==> flow/design.v <==
`timescale 1ns / 1ps
module RNG(
    input               CLK,
    input               RST,
    input               RND_IN,
    output reg [7:0]    OUT,
    output reg          WE,
    input               FULL
);
reg [7:0]           RND_DAT;
reg [2:0]           RND_SHIFT;
reg                 RND_CNT;
reg [15:0]          start;
reg                 tog;
reg                 rd;
reg                 rd_ok;
reg                 init;
reg [63:0]          l0_0;
reg [64:0]          l0_1;
reg [65:0]          l0_2;
reg [63:0]          l1_0;
reg [64:0]          l1_1;
reg [65:0]          l1_2;
reg [63:0]          l2_0;
reg [64:0]          l2_1;
reg [65:0]          l2_2;
reg [63:0]          l3_0;
reg [64:0]          l3_1;
reg [65:0]          l3_2;
reg [63:0]          l4_0;
reg [64:0]          l4_1;
reg [65:0]          l4_2;
reg [63:0]          l5_0;
reg [64:0]          l5_1;
reg [65:0]          l5_2;
reg [63:0]          l6_0;
reg [64:0]          l6_1;
reg [65:0]          l6_2;
reg [63:0]          l7_0;
reg [64:0]          l7_1;
reg [65:0]          l7_2;
reg [15:0]          i_cnt;
reg [3:0]           upd;
always @(posedge CLK)
begin
    if (!RST) begin
        rd_ok <= 0;
        i_cnt <= 0;
        init <= 0;
        upd <= 0;
        WE <= 0;
    end else begin
        if (init == 0) begin
            rd_ok <= 0;
            if (i_cnt == 208)
                init = 1;
            else if (rd == 1) begin
                rd_ok <= 1;
                i_cnt <= i_cnt + 1;
                case (i_cnt)
                    0:   l0_0[7:0]   <= RND_DAT;
                    1:   l0_0[15:8]  <= RND_DAT;
                    2:   l0_0[23:16] <= RND_DAT;
                    3:   l0_0[31:24] <= RND_DAT;
                    4:   l0_0[39:32] <= RND_DAT;
                    5:   l0_0[47:40] <= RND_DAT;
                    6:   l0_0[55:48] <= RND_DAT;
                    7:   l0_0[63:56] <= RND_DAT;
                    8:   l0_1[7:0]   <= RND_DAT;
                    9:   l0_1[15:8]  <= RND_DAT;
                    10:  l0_1[23:16] <= RND_DAT;
                    11:  l0_1[31:24] <= RND_DAT;
                    12:  l0_1[39:32] <= RND_DAT;
                    13:  l0_1[47:40] <= RND_DAT;
                    14:  l0_1[55:48] <= RND_DAT;
                    15:  l0_1[63:56] <= RND_DAT;
                    16:  l0_1[64]    <= RND_DAT[3];
                    17:  l0_2[7:0]   <= RND_DAT;
                    18:  l0_2[15:8]  <= RND_DAT;
                    19:  l0_2[23:16] <= RND_DAT;
                    20:  l0_2[31:24] <= RND_DAT;
                    21:  l0_2[39:32] <= RND_DAT;
                    22:  l0_2[47:40] <= RND_DAT;
                    23:  l0_2[55:48] <= RND_DAT;
                    24:  l0_2[63:56] <= RND_DAT;
                    25:  l0_2[65:64] <= RND_DAT[5:4];
                    26:  l1_0[7:0]   <= RND_DAT;
                    27:  l1_0[15:8]  <= RND_DAT;
                    28:  l1_0[23:16] <= RND_DAT;
                    29:  l1_0[31:24] <= RND_DAT;
                    30:  l1_0[39:32] <= RND_DAT;
                    31:  l1_0[47:40] <= RND_DAT;
                    32:  l1_0[55:48] <= RND_DAT;
                    33:  l1_0[63:56] <= RND_DAT;
                    34:  l1_1[7:0]   <= RND_DAT;
                    35:  l1_1[15:8]  <= RND_DAT;
                    36:  l1_1[23:16] <= RND_DAT;
                    37:  l1_1[31:24] <= RND_DAT;
                    38:  l1_1[39:32] <= RND_DAT;
                    39:  l1_1[47:40] <= RND_DAT;
                    40:  l1_1[55:48] <= RND_DAT;
                    41:  l1_1[63:56] <= RND_DAT;
                    42:  l1_1[64]    <= RND_DAT[1];
                    43:  l1_2[7:0]   <= RND_DAT;
                    44:  l1_2[15:8]  <= RND_DAT;
                    45:  l1_2[23:16] <= RND_DAT;
                    46:  l1_2[31:24] <= RND_DAT;
                    47:  l1_2[39:32] <= RND_DAT;
                    48:  l1_2[47:40] <= RND_DAT;
                    49:  l1_2[55:48] <= RND_DAT;
                    50:  l1_2[63:56] <= RND_DAT;
                    51:  l1_2[65:64] <= RND_DAT[7:6];
                    52:  l2_0[7:0]   <= RND_DAT;
                    53:  l2_0[15:8]  <= RND_DAT;
                    54:  l2_0[23:16] <= RND_DAT;
                    55:  l2_0[31:24] <= RND_DAT;
                    56:  l2_0[39:32] <= RND_DAT;
                    57:  l2_0[47:40] <= RND_DAT;
                    58:  l2_0[55:48] <= RND_DAT;
                    59:  l2_0[63:56] <= RND_DAT;
                    60:  l2_1[7:0]   <= RND_DAT;
                    61:  l2_1[15:8]  <= RND_DAT;
                    62:  l2_1[23:16] <= RND_DAT;
                    63:  l2_1[31:24] <= RND_DAT;
                    64:  l2_1[39:32] <= RND_DAT;
                    65:  l2_1[47:40] <= RND_DAT;
                    66:  l2_1[55:48] <= RND_DAT;
                    67:  l2_1[63:56] <= RND_DAT;
                    68:  l2_1[64]    <= RND_DAT[0];
                    69:  l2_2[7:0]   <= RND_DAT;
                    70:  l2_2[15:8]  <= RND_DAT;
                    71:  l2_2[23:16] <= RND_DAT;
                    72:  l2_2[31:24] <= RND_DAT;
                    73:  l2_2[39:32] <= RND_DAT;
                    74:  l2_2[47:40] <= RND_DAT;
                    75:  l2_2[55:48] <= RND_DAT;
                    76:  l2_2[63:56] <= RND_DAT;
                    77:  l2_2[65:64] <= RND_DAT[3:2];
                    78:  l3_0[7:0]   <= RND_DAT;
                    79:  l3_0[15:8]  <= RND_DAT;
                    80:  l3_0[23:16] <= RND_DAT;
                    81:  l3_0[31:24] <= RND_DAT;
                    82:  l3_0[39:32] <= RND_DAT;
                    83:  l3_0[47:40] <= RND_DAT;
                    84:  l3_0[55:48] <= RND_DAT;
                    85:  l3_0[63:56] <= RND_DAT;
                    86:  l3_1[7:0]   <= RND_DAT;
                    87:  l3_1[15:8]  <= RND_DAT;
                    88:  l3_1[23:16] <= RND_DAT;
                    89:  l3_1[31:24] <= RND_DAT;
                    90:  l3_1[39:32] <= RND_DAT;
                    91:  l3_1[47:40] <= RND_DAT;
                    92:  l3_1[55:48] <= RND_DAT;
                    93:  l3_1[63:56] <= RND_DAT;
                    94:  l3_1[64]    <= RND_DAT[7];
                    95:  l3_2[7:0]   <= RND_DAT;
                    96:  l3_2[15:8]  <= RND_DAT;
                    97:  l3_2[23:16] <= RND_DAT;
                    98:  l3_2[31:24] <= RND_DAT;
                    99:  l3_2[39:32] <= RND_DAT;
                    100: l3_2[47:40] <= RND_DAT;
                    101: l3_2[55:48] <= RND_DAT;
                    102: l3_2[63:56] <= RND_DAT;
                    103: l3_2[65:64] <= RND_DAT[1:0];
                    104:  l4_0[7:0]   <= RND_DAT;
                    105: l4_0[15:8]  <= RND_DAT;
                    106: l4_0[23:16] <= RND_DAT;
                    107: l4_0[31:24] <= RND_DAT;
                    108: l4_0[39:32] <= RND_DAT;
                    109: l4_0[47:40] <= RND_DAT;
                    110: l4_0[55:48] <= RND_DAT;
                    111: l4_0[63:56] <= RND_DAT;
                    112: l4_1[7:0]   <= RND_DAT;
                    113: l4_1[15:8]  <= RND_DAT;
                    114: l4_1[23:16] <= RND_DAT;
                    115: l4_1[31:24] <= RND_DAT;
                    116: l4_1[39:32] <= RND_DAT;
                    117: l4_1[47:40] <= RND_DAT;
                    118: l4_1[55:48] <= RND_DAT;
                    119: l4_1[63:56] <= RND_DAT;
                    120: l4_1[64]    <= RND_DAT[3];
                    121: l4_2[7:0]   <= RND_DAT;
                    122: l4_2[15:8]  <= RND_DAT;
                    123: l4_2[23:16] <= RND_DAT;
                    124: l4_2[31:24] <= RND_DAT;
                    125: l4_2[39:32] <= RND_DAT;
                    126: l4_2[47:40] <= RND_DAT;
                    127: l4_2[55:48] <= RND_DAT;
                    128: l4_2[63:56] <= RND_DAT;
                    129: l4_2[65:64] <= RND_DAT[5:4];
                    130: l5_0[7:0]   <= RND_DAT;
                    131: l5_0[15:8]  <= RND_DAT;
                    132: l5_0[23:16] <= RND_DAT;
                    133: l5_0[31:24] <= RND_DAT;
                    134: l5_0[39:32] <= RND_DAT;
                    135: l5_0[47:40] <= RND_DAT;
                    136: l5_0[55:48] <= RND_DAT;
                    137: l5_0[63:56] <= RND_DAT;
                    138: l5_1[7:0]   <= RND_DAT;
                    139: l5_1[15:8]  <= RND_DAT;
                    140: l5_1[23:16] <= RND_DAT;
                    141: l5_1[31:24] <= RND_DAT;
                    142: l5_1[39:32] <= RND_DAT;
                    143: l5_1[47:40] <= RND_DAT;
                    144: l5_1[55:48] <= RND_DAT;
                    145: l5_1[63:56] <= RND_DAT;
                    146: l5_1[64]    <= RND_DAT[1];
                    147: l5_2[7:0]   <= RND_DAT;
                    148: l5_2[15:8]  <= RND_DAT;
                    149: l5_2[23:16] <= RND_DAT;
                    150: l5_2[31:24] <= RND_DAT;
                    151: l5_2[39:32] <= RND_DAT;
                    152: l5_2[47:40] <= RND_DAT;
                    153: l5_2[55:48] <= RND_DAT;
                    154: l5_2[63:56] <= RND_DAT;
                    155: l5_2[65:64] <= RND_DAT[7:6];
                    156: l6_0[7:0]   <= RND_DAT;
                    157: l6_0[15:8]  <= RND_DAT;
                    158: l6_0[23:16] <= RND_DAT;
                    159: l6_0[31:24] <= RND_DAT;
                    160: l6_0[39:32] <= RND_DAT;
                    161: l6_0[47:40] <= RND_DAT;
                    162: l6_0[55:48] <= RND_DAT;
                    163: l6_0[63:56] <= RND_DAT;
                    164: l6_1[7:0]   <= RND_DAT;
                    165: l6_1[15:8]  <= RND_DAT;
                    166: l6_1[23:16] <= RND_DAT;
                    167: l6_1[31:24] <= RND_DAT;
                    168: l6_1[39:32] <= RND_DAT;
                    169: l6_1[47:40] <= RND_DAT;
                    170: l6_1[55:48] <= RND_DAT;
                    171: l6_1[63:56] <= RND_DAT;
                    172: l6_1[64]    <= RND_DAT[0];
                    173: l6_2[7:0]   <= RND_DAT;
                    174: l6_2[15:8]  <= RND_DAT;
                    175: l6_2[23:16] <= RND_DAT;
                    176: l6_2[31:24] <= RND_DAT;
                    177: l6_2[39:32] <= RND_DAT;
                    178: l6_2[47:40] <= RND_DAT;
                    179: l6_2[55:48] <= RND_DAT;
                    180: l6_2[63:56] <= RND_DAT;
                    181: l6_2[65:64] <= RND_DAT[3:2];
                    182: l7_0[7:0]   <= RND_DAT;
                    183: l7_0[15:8]  <= RND_DAT;
                    184: l7_0[23:16] <= RND_DAT;
                    185: l7_0[31:24] <= RND_DAT;
                    186: l7_0[39:32] <= RND_DAT;
                    187: l7_0[47:40] <= RND_DAT;
                    188: l7_0[55:48] <= RND_DAT;
                    189: l7_0[63:56] <= RND_DAT;
                    190: l7_1[7:0]   <= RND_DAT;
                    191: l7_1[15:8]  <= RND_DAT;
                    192: l7_1[23:16] <= RND_DAT;
                    193: l7_1[31:24] <= RND_DAT;
                    194: l7_1[39:32] <= RND_DAT;
                    195: l7_1[47:40] <= RND_DAT;
                    196: l7_1[55:48] <= RND_DAT;
                    197: l7_1[63:56] <= RND_DAT;
                    198: l7_1[64]    <= RND_DAT[7];
                    199: l7_2[7:0]   <= RND_DAT;
                    200: l7_2[15:8]  <= RND_DAT;
                    201: l7_2[23:16] <= RND_DAT;
                    202: l7_2[31:24] <= RND_DAT;
                    203: l7_2[39:32] <= RND_DAT;
                    204: l7_2[47:40] <= RND_DAT;
                    205: l7_2[55:48] <= RND_DAT;
                    206: l7_2[63:56] <= RND_DAT;
                    207: l7_2[65:64] <= RND_DAT[1:0];
                endcase
            end
        end else begin
            rd_ok <= 0;
            WE <= 0;
            if (FULL == 0) begin
                WE <= 1;
                OUT <= { l7_0[0] ^ l7_1[0], l6_0[0] ^ l6_1[0], l5_0[0] ^ l5_1[0], l4_0[0] ^ l4_1[0], l3_0[0] ^ l3_1[0], l2_0[0] ^ l2_1[0], l1_0[0] ^ l1_1[0], l0_0[0] ^ l0_1[0]};
                l7_2 <= (l7_2 >> 1) | ((l7_2[0] ^ l7_2[1] ^ l7_2[9] ^ l7_2[10]) << 65);
                l6_2 <= (l6_2 >> 1) | ((l6_2[0] ^ l6_2[1] ^ l6_2[9] ^ l6_2[10]) << 65);
                l5_2 <= (l5_2 >> 1) | ((l5_2[0] ^ l5_2[1] ^ l5_2[9] ^ l5_2[10]) << 65);
                l4_2 <= (l4_2 >> 1) | ((l4_2[0] ^ l4_2[1] ^ l4_2[9] ^ l4_2[10]) << 65);
                l3_2 <= (l3_2 >> 1) | ((l3_2[0] ^ l3_2[1] ^ l3_2[9] ^ l3_2[10]) << 65);
                l2_2 <= (l2_2 >> 1) | ((l2_2[0] ^ l2_2[1] ^ l2_2[9] ^ l2_2[10]) << 65);
                l1_2 <= (l1_2 >> 1) | ((l1_2[0] ^ l1_2[1] ^ l1_2[9] ^ l1_2[10]) << 65);
                l0_2 <= (l0_2 >> 1) | ((l0_2[0] ^ l0_2[1] ^ l0_2[9] ^ l0_2[10]) << 65);
                if (l7_2[0] == 0)
                    l7_0 <= (l7_0 >> 1) | ((l7_0[0] ^ l7_0[1] ^ l7_0[3] ^ l7_0[4]) << 63);
                else
                    l7_1 <= (l7_1 >> 1) | ((l7_1[0] ^ l7_1[18]) << 64);
                if (l6_2[0] == 0)
                    l6_0 <= (l6_0 >> 1) | ((l6_0[0] ^ l6_0[1] ^ l6_0[3] ^ l6_0[4]) << 63);
                else
                    l6_1 <= (l6_1 >> 1) | ((l6_1[0] ^ l6_1[18]) << 64);
                if (l5_2[0] == 0)
                    l5_0 <= (l5_0 >> 1) | ((l5_0[0] ^ l5_0[1] ^ l5_0[3] ^ l5_0[4]) << 63);
                else
                    l5_1 <= (l5_1 >> 1) | ((l5_1[0] ^ l5_1[18]) << 64);
                if (l4_2[0] == 0)
                    l4_0 <= (l4_0 >> 1) | ((l4_0[0] ^ l4_0[1] ^ l4_0[3] ^ l4_0[4]) << 63);
                else
                    l4_1 <= (l4_1 >> 1) | ((l4_1[0] ^ l4_1[18]) << 64);
                if (l3_2[0] == 0)
                    l3_0 <= (l3_0 >> 1) | ((l3_0[0] ^ l3_0[1] ^ l3_0[3] ^ l3_0[4]) << 63);
                else
                    l3_1 <= (l3_1 >> 1) | ((l3_1[0] ^ l3_1[18]) << 64);
                if (l2_2[0] == 0)
                    l2_0 <= (l2_0 >> 1) | ((l2_0[0] ^ l2_0[1] ^ l2_0[3] ^ l2_0[4]) << 63);
                else
                    l2_1 <= (l2_1 >> 1) | ((l2_1[0] ^ l2_1[18]) << 64);
                if (l1_2[0] == 0)
                    l1_0 <= (l1_0 >> 1) | ((l1_0[0] ^ l1_0[1] ^ l1_0[3] ^ l1_0[4]) << 63);
                else
                    l1_1 <= (l1_1 >> 1) | ((l1_1[0] ^ l1_1[18]) << 64);
                if (l0_2[0] == 0)
                    l0_0 <= (l0_0 >> 1) | ((l0_0[0] ^ l0_0[1] ^ l0_0[3] ^ l0_0[4]) << 63);
                else
                    l0_1 <= (l0_1 >> 1) | ((l0_1[0] ^ l0_1[18]) << 64);
            end else begin
                if (rd == 1) begin
                    rd_ok <= 1;
                    upd <= upd + 1;
                    case (upd)
                        0:  l0_0[9:2] <= RND_DAT;
                        1:  l1_0[9:2] <= RND_DAT;
                        2:  l2_0[9:2] <= RND_DAT;
                        3:  l3_0[9:2] <= RND_DAT;
                        4:  l4_0[9:2] <= RND_DAT;
                        5:  l5_0[9:2] <= RND_DAT;
                        6:  l6_0[9:2] <= RND_DAT;
                        7:  l7_0[9:2] <= RND_DAT;
                        8:  l0_1[9:2] <= RND_DAT;
                        9:  l1_1[9:2] <= RND_DAT;
                        10: l2_1[9:2] <= RND_DAT;
                        11: l3_1[9:2] <= RND_DAT;
                        12: l4_1[9:2] <= RND_DAT;
                        13: l5_1[9:2] <= RND_DAT;
                        14: l6_1[9:2] <= RND_DAT;
                        15: l7_1[9:2] <= RND_DAT;
                    endcase
                end
            end
        end
    end
end
always @(posedge CLK)
begin
    if (!RST) begin
        RND_SHIFT <= 0;
        start <= 0;
        tog <= 0;
        rd <= 0;
        RND_CNT <= 0;
        RND_DAT <= 0;
    end else begin
        RND_CNT <= !RND_CNT;
        if (rd_ok)
            rd <= 0;
        if (RND_IN == 0) begin
            tog <= 0;
        end else if (tog == 0) begin
            tog <= 1;
            RND_SHIFT <= RND_SHIFT + 1;
            RND_DAT[RND_SHIFT] <= RND_DAT[RND_SHIFT] ^ RND_CNT;
            if (RND_SHIFT == 0) begin
                if (start < 1024)
                    start <= start + 1;
                else begin
                    rd <= 1;
                end
            end
        end
    end
end
endmodule
* Reports on RNG
What the tools print for RNG, step after step.
Lines are those of the file above, counted from 1.
Operators carry their Yosys type and port widths (W data, S select, Z words).
Cell names lack the library's common part.
Not given: n/a
- Top module :: RNG
- Clock input :: CLK
- Library :: sky130hd
- Timing corner :: tt_025C_1v80

* Word level
Yosys after proc, flatten, opt, wreduce and memory -nomap, before mapping. Memory bits, and registers merged into a memory's read port (data or address), are not among the register bits. Print and check cells are not counted. Equal cells are merged and count once.
- Register bits :: 1621
- Elaborated cells :: 2534
- Input port bits :: 4
- Output and inout port bits :: 9
- Shift-type cells :: 3
- Reductions and logical operators :: 459
- Muxes and demuxes :: 1444
- Bitwise gates (word level) :: 96
- Magnitude comparators :: 1
- Add/sub/neg operators :: 5
- Eq/ne operators :: 274
** Operators with widths (number)
- $mux W8 :: 896
- $mux W6 :: 224
- $eq A16 B8 Y1 const B :: 81
- $eq A16 B7 Y1 const B :: 64
- $reduce_and A6 Y1 :: 136
- $or A65 B66 Y66 :: 8
- $mux W2 :: 264
- $or A64 B65 Y65 :: 8
- $eq A16 B6 Y1 const B :: 32
- $or A63 B64 Y64 :: 8
- $reduce_bool A2 Y1 :: 209
- $reduce_and A5 Y1 :: 72
- $eq A16 B5 Y1 const B :: 16
- $reduce_and A7 Y1 :: 32
- $eq A16 B4 Y1 const B :: 8
- $ne A3 B2 Y1 const B :: 24
- $xor A1 B1 Y1 :: 65
- $eq A16 B3 Y1 const B :: 4
- $mux W1 :: 60
- $add A16 B1 Y16 const B :: 2
- $eq A16 B2 Y1 const B :: 2
- $eq A4 B4 Y1 const B :: 8
- $ne A3 B3 Y1 const B :: 8
- $ne A2 B2 Y1 const B :: 10
- $ne A2 B1 Y1 const B :: 9
- $eq A16 B1 Y1 const B :: 1
- $lt A16 B11 Y1 const B :: 1
- $logic_not A16 Y1 :: 1
Not listed: further kinds 19, cells in them 29.

* Logic depth
Depth = most cells in a row (Yosys ltp): at word level without a register or memory, in the mapped netlist without a sequential cell, where the memories' decode and read muxes count.
- Word-level depth :: 7
- ABC_AREA :: 0
- Mapped depth :: 8
- Gate-level depth less buffers :: 7

* After synthesis
Yosys stat after the flow's synthesis: flattened, memories mapped to cells. It holds for the ABC_AREA given above (unset counts as 0); a run with the other value may have another netlist.
Totals and module areas in this step are rounded.
** Cell types (number)
- edfxtp_1 :: 1568
- nand2_1 :: 2960
- clkbuf_1 :: 383
- dfxtp_1 :: 53
- a21o_1 :: 128
- a21oi_1 :: 190
- nor2_1 :: 172
- xor2_1 :: 49
- and2_1 :: 54
- o21ai_0 :: 56
- xnor2_1 :: 32
- o21a_1 :: 28
- ha_1 :: 15
- nand4_1 :: 27
- buf_1 :: 38
- nand3_1 :: 27
- nand2b_1 :: 20
- nor2b_1 :: 18
Not listed: further types 34, cells in them 181.
- Buffers :: 444
- Flip-flops :: 1621
- Synthesis area :: 0.067 mm²
- Sequential area :: 0.0481 mm²
- Cell count :: 5999

* Worst setup path after synthesis
Source: OpenSTA report_checks on the synthesized netlist (no wires, ideal clock, input and output delay 20% of the period each), path of least setup slack; recovery checks are left aside. Register names are those of the netlist, which keeps one name where synthesis merged equal registers.
- Path type :: input -> register
- Start point :: input port FULL
- End point :: register l0_2[48]
- Library setup time :: 370 ps
- Setup slack :: 2238 ps
- Delay of the path :: 1762 ps
- Data arrival time :: 2392 ps
- Stages :: 6
- Required time :: 4630 ps
- Clock period :: 5000 ps
- Time at the first pin :: 1000 ps
- Synthesis period reached :: 2762 ps
"delay of the path" is the arrival time less input delay plus setup time.
"stages": output pins that drive a net of the path, with the launching flip-flop's if there is one; two outputs of one cell count as two.
"synthesis period reached" is the clock period less the worst setup slack; recovery checks do not enter. This is arithmetic on one report: input and output delays are still those of the set period (20% each).
Between the ends stands the longest chain of elaborated cells between them, by number of cells; it is not shown to be the way that was timed. Of several equally long chains one is given.
A line is the first line of the expression or statement that the cell stems from. Yosys adds cells for indexed reads and writes and turns some case tables into memories.
Only ways into the end's enable, where the timed path ends, are counted here.
- Cells stage by stage :: clkbuf_1 > nor2b_1 > clkbuf_1 > clkbuf_1 > a31oi_1 > nor2_1
- Length of the longest elaborated chain :: 2
** Ends and longest elaborated chain, post-synthesis
- start, declared :: line 8 : input               FULL
- $ne A2 B2 Y1
- $reduce_and A5 Y1
- end, assigned :: line 84 : 23:  l0_2[55:48] <= RND_DAT;
- end, assigned :: line 284 : l0_2 <= (l0_2 >> 1) | ((l0_2[0] ^ l0_2[1] ^ l0_2[9] ^ l0_2[10]) << 65);
- end, declared :: line 20 : reg [65:0]          l0_2;

* Path in the finished layout
Path of least setup slack in the final report of flow run A (OpenROAD, finished layout, wires in). Where an end is a register, its clock arrival counts in the times.
The path's times are printed in steps of 10 ps; the period is the one set.
- Path type :: register -> register
- Start point :: register i_cnt[1]
- End point :: register l4_0[14]
- Stages :: 11
- Required time :: 4170 ps
- Clock period :: 3640 ps
- Setup slack :: 1030 ps
- Time at the first pin :: 790 ps
- Library setup time :: 240 ps
- Data arrival time :: 3140 ps
Between the ends stands the longest chain of elaborated cells between them, by number of cells; it is not shown to be the way that was timed. Of several equally long chains one is given.
Only ways into the end's enable, where the timed path ends, are counted here.
- Cells stage by stage :: dfxtp_4 > inv_4 > ha_4 > or3b_4 > nor4_4 > a2bb2oi_4 > buf_12 > buf_8 > clkbuf_16 > buf_4 > nor2_2
- Length of the longest elaborated chain :: 3
** Ends and longest elaborated chain, after layout
- start, declared :: line 42 : reg [15:0]          i_cnt;
- start, assigned :: line 48 : i_cnt <= 0;
- start, assigned :: line 59 : i_cnt <= i_cnt + 1;
- $eq A16 B7 Y1 :: line 60 : case (i_cnt)
- $reduce_bool A2 Y1
- $reduce_and A6 Y1
- end, assigned :: line 166 : 105: l4_0[15:8]  <= RND_DAT;
- end, assigned :: line 298 : l4_0 <= (l4_0 >> 1) | ((l4_0[0] ^ l4_0[1] ^ l4_0[3] ^ l4_0[4]) << 63);
- end, declared :: line 30 : reg [63:0]          l4_0;

# Flow runs of RNG

RNG through Yosys and OpenROAD on sky130hd: 3 stored runs, unordered, with their settings and measured results. The constraints put input and output delay at 20% of the set period each and load the outputs with 0.01 pF.
"period achieved" = clock period - worst setup slack. The figure is calculated, with input and output delays left at 20% of the set period.
By "time used up by the worst setup path" is meant the share of the clock period that the worst setup path is allowed (20% is reserved at inputs, 20% at outputs), minus its slack. Clock arrival times at its registers enter into it.
"total power of the final layout" is the tool's figure for a default switching activity; nothing was simulated.
"time used up by the worst setup path" is given in steps of 10 ps.
Results are given in rounded form.

* Flow run A
** Files
==> flow/run.sh <==
#!/bin/bash
# the make line also repeats the synthesis and layout settings of config.mk as NAME=value (left out here)
make -C /OpenROAD-flow-scripts/flow DESIGN_CONFIG=/design/flow/config.mk WORK_HOME=/design/flow/orfs CLKGATE_MAP_FILE= finish
==> flow/config.mk <==
export PLATFORM = sky130hd
export DESIGN_NAME = RNG
export DESIGN_NICKNAME = RNG
export VERILOG_FILES = /design/flow/design.v
export SDC_FILE = /design/flow/constraint.sdc
export NUM_CORES = 4
export LEC_CHECK = 0
export CAP_MARGIN = 20
export CORE_MARGIN = 2
export CORE_UTILIZATION = 40
export PLACE_DENSITY = 0.6
export SETUP_SLACK_MARGIN = 1.05
export SLEW_MARGIN = 20
==> flow/constraint.sdc <==
create_clock -name core_clock -period 3.64 [get_ports {CLK}]
set_input_delay 0.7280 -clock core_clock [delete_from_list [all_inputs] [get_ports {CLK}]]
set_output_delay 0.7280 -clock core_clock [all_outputs]
set_load 0.01 [all_outputs]
** Results
- Worst hold slack in the final report :: 461 ps
- Final setup TNS :: 0 ps
- Time used up by the worst setup path :: 2610 ps
- Critical path kind :: register -> register
- Standard-cell area after routing :: 0.077 mm²
- Period achieved :: 2612 ps
- Total power of the final layout :: 0.0372 W
- Total die area :: 0.171 mm²
- Netlist area reported by Yosys :: 0.067 mm²
- Worst slack on setup checks :: 1030 ps

* Flow run B
** Files
==> flow/run.sh <==
#!/bin/bash
# the make line also repeats the synthesis and layout settings of config.mk as NAME=value (left out here)
make -C /OpenROAD-flow-scripts/flow DESIGN_CONFIG=/design/flow/config.mk WORK_HOME=/design/flow/orfs CLKGATE_MAP_FILE= finish
==> flow/config.mk <==
export PLATFORM = sky130hd
export DESIGN_NAME = RNG
export DESIGN_NICKNAME = RNG
export VERILOG_FILES = /design/flow/design.v
export SDC_FILE = /design/flow/constraint.sdc
export NUM_CORES = 4
export LEC_CHECK = 0
export CAP_MARGIN = 20
export CORE_MARGIN = 7
export CORE_UTILIZATION = 40
export CTS_CLUSTER_DIAMETER = 314
export GPL_ROUTABILITY_DRIVEN = 0
export HOLD_SLACK_MARGIN = 0.26
export SLEW_MARGIN = 20
==> flow/constraint.sdc <==
create_clock -name core_clock -period 3.12 [get_ports {CLK}]
set_input_delay 0.6240 -clock core_clock [delete_from_list [all_inputs] [get_ports {CLK}]]
set_output_delay 0.6240 -clock core_clock [all_outputs]
set_load 0.01 [all_outputs]
** Results
- Standard-cell area after routing :: 0.0762 mm²
- Worst hold slack in the final report :: 464 ps
- Time used up by the worst setup path :: 2930 ps
- Critical path kind :: register -> register
- Worst slack on setup checks :: 192 ps
- Netlist area reported by Yosys :: 0.067 mm²
- Total die area :: 0.179 mm²
- Total power of the final layout :: 0.0435 W
- Period achieved :: 2928 ps
- Final setup TNS :: 0 ps

* Flow run C
** Files
==> flow/run.sh <==
#!/bin/bash
# the make line also repeats the synthesis and layout settings of config.mk as NAME=value (left out here)
make -C /OpenROAD-flow-scripts/flow DESIGN_CONFIG=/design/flow/config.mk WORK_HOME=/design/flow/orfs CLKGATE_MAP_FILE= finish
==> flow/config.mk <==
export PLATFORM = sky130hd
export DESIGN_NAME = RNG
export DESIGN_NICKNAME = RNG
export VERILOG_FILES = /design/flow/design.v
export SDC_FILE = /design/flow/constraint.sdc
export NUM_CORES = 4
export LEC_CHECK = 0
export ABC_AREA = 1
export CAP_MARGIN = 10
export CELL_PAD_IN_SITES_DETAIL_PLACEMENT = 2
export CORE_ASPECT_RATIO = 1.13
export CORE_MARGIN = 5
export CORE_UTILIZATION = 40
export GPL_ROUTABILITY_DRIVEN = 0
export GPL_TIMING_DRIVEN = 0
export PLACE_DENSITY_LB_ADDON = 0.29
export SLEW_MARGIN = 20
export TNS_END_PERCENT = 50
==> flow/constraint.sdc <==
create_clock -name core_clock -period 2.1 [get_ports {CLK}]
set_input_delay 0.4200 -clock core_clock [delete_from_list [all_inputs] [get_ports {CLK}]]
set_output_delay 0.4200 -clock core_clock [all_outputs]
set_load 0.01 [all_outputs]
** Results
Stopped before the end: routing reported GRT-0232.
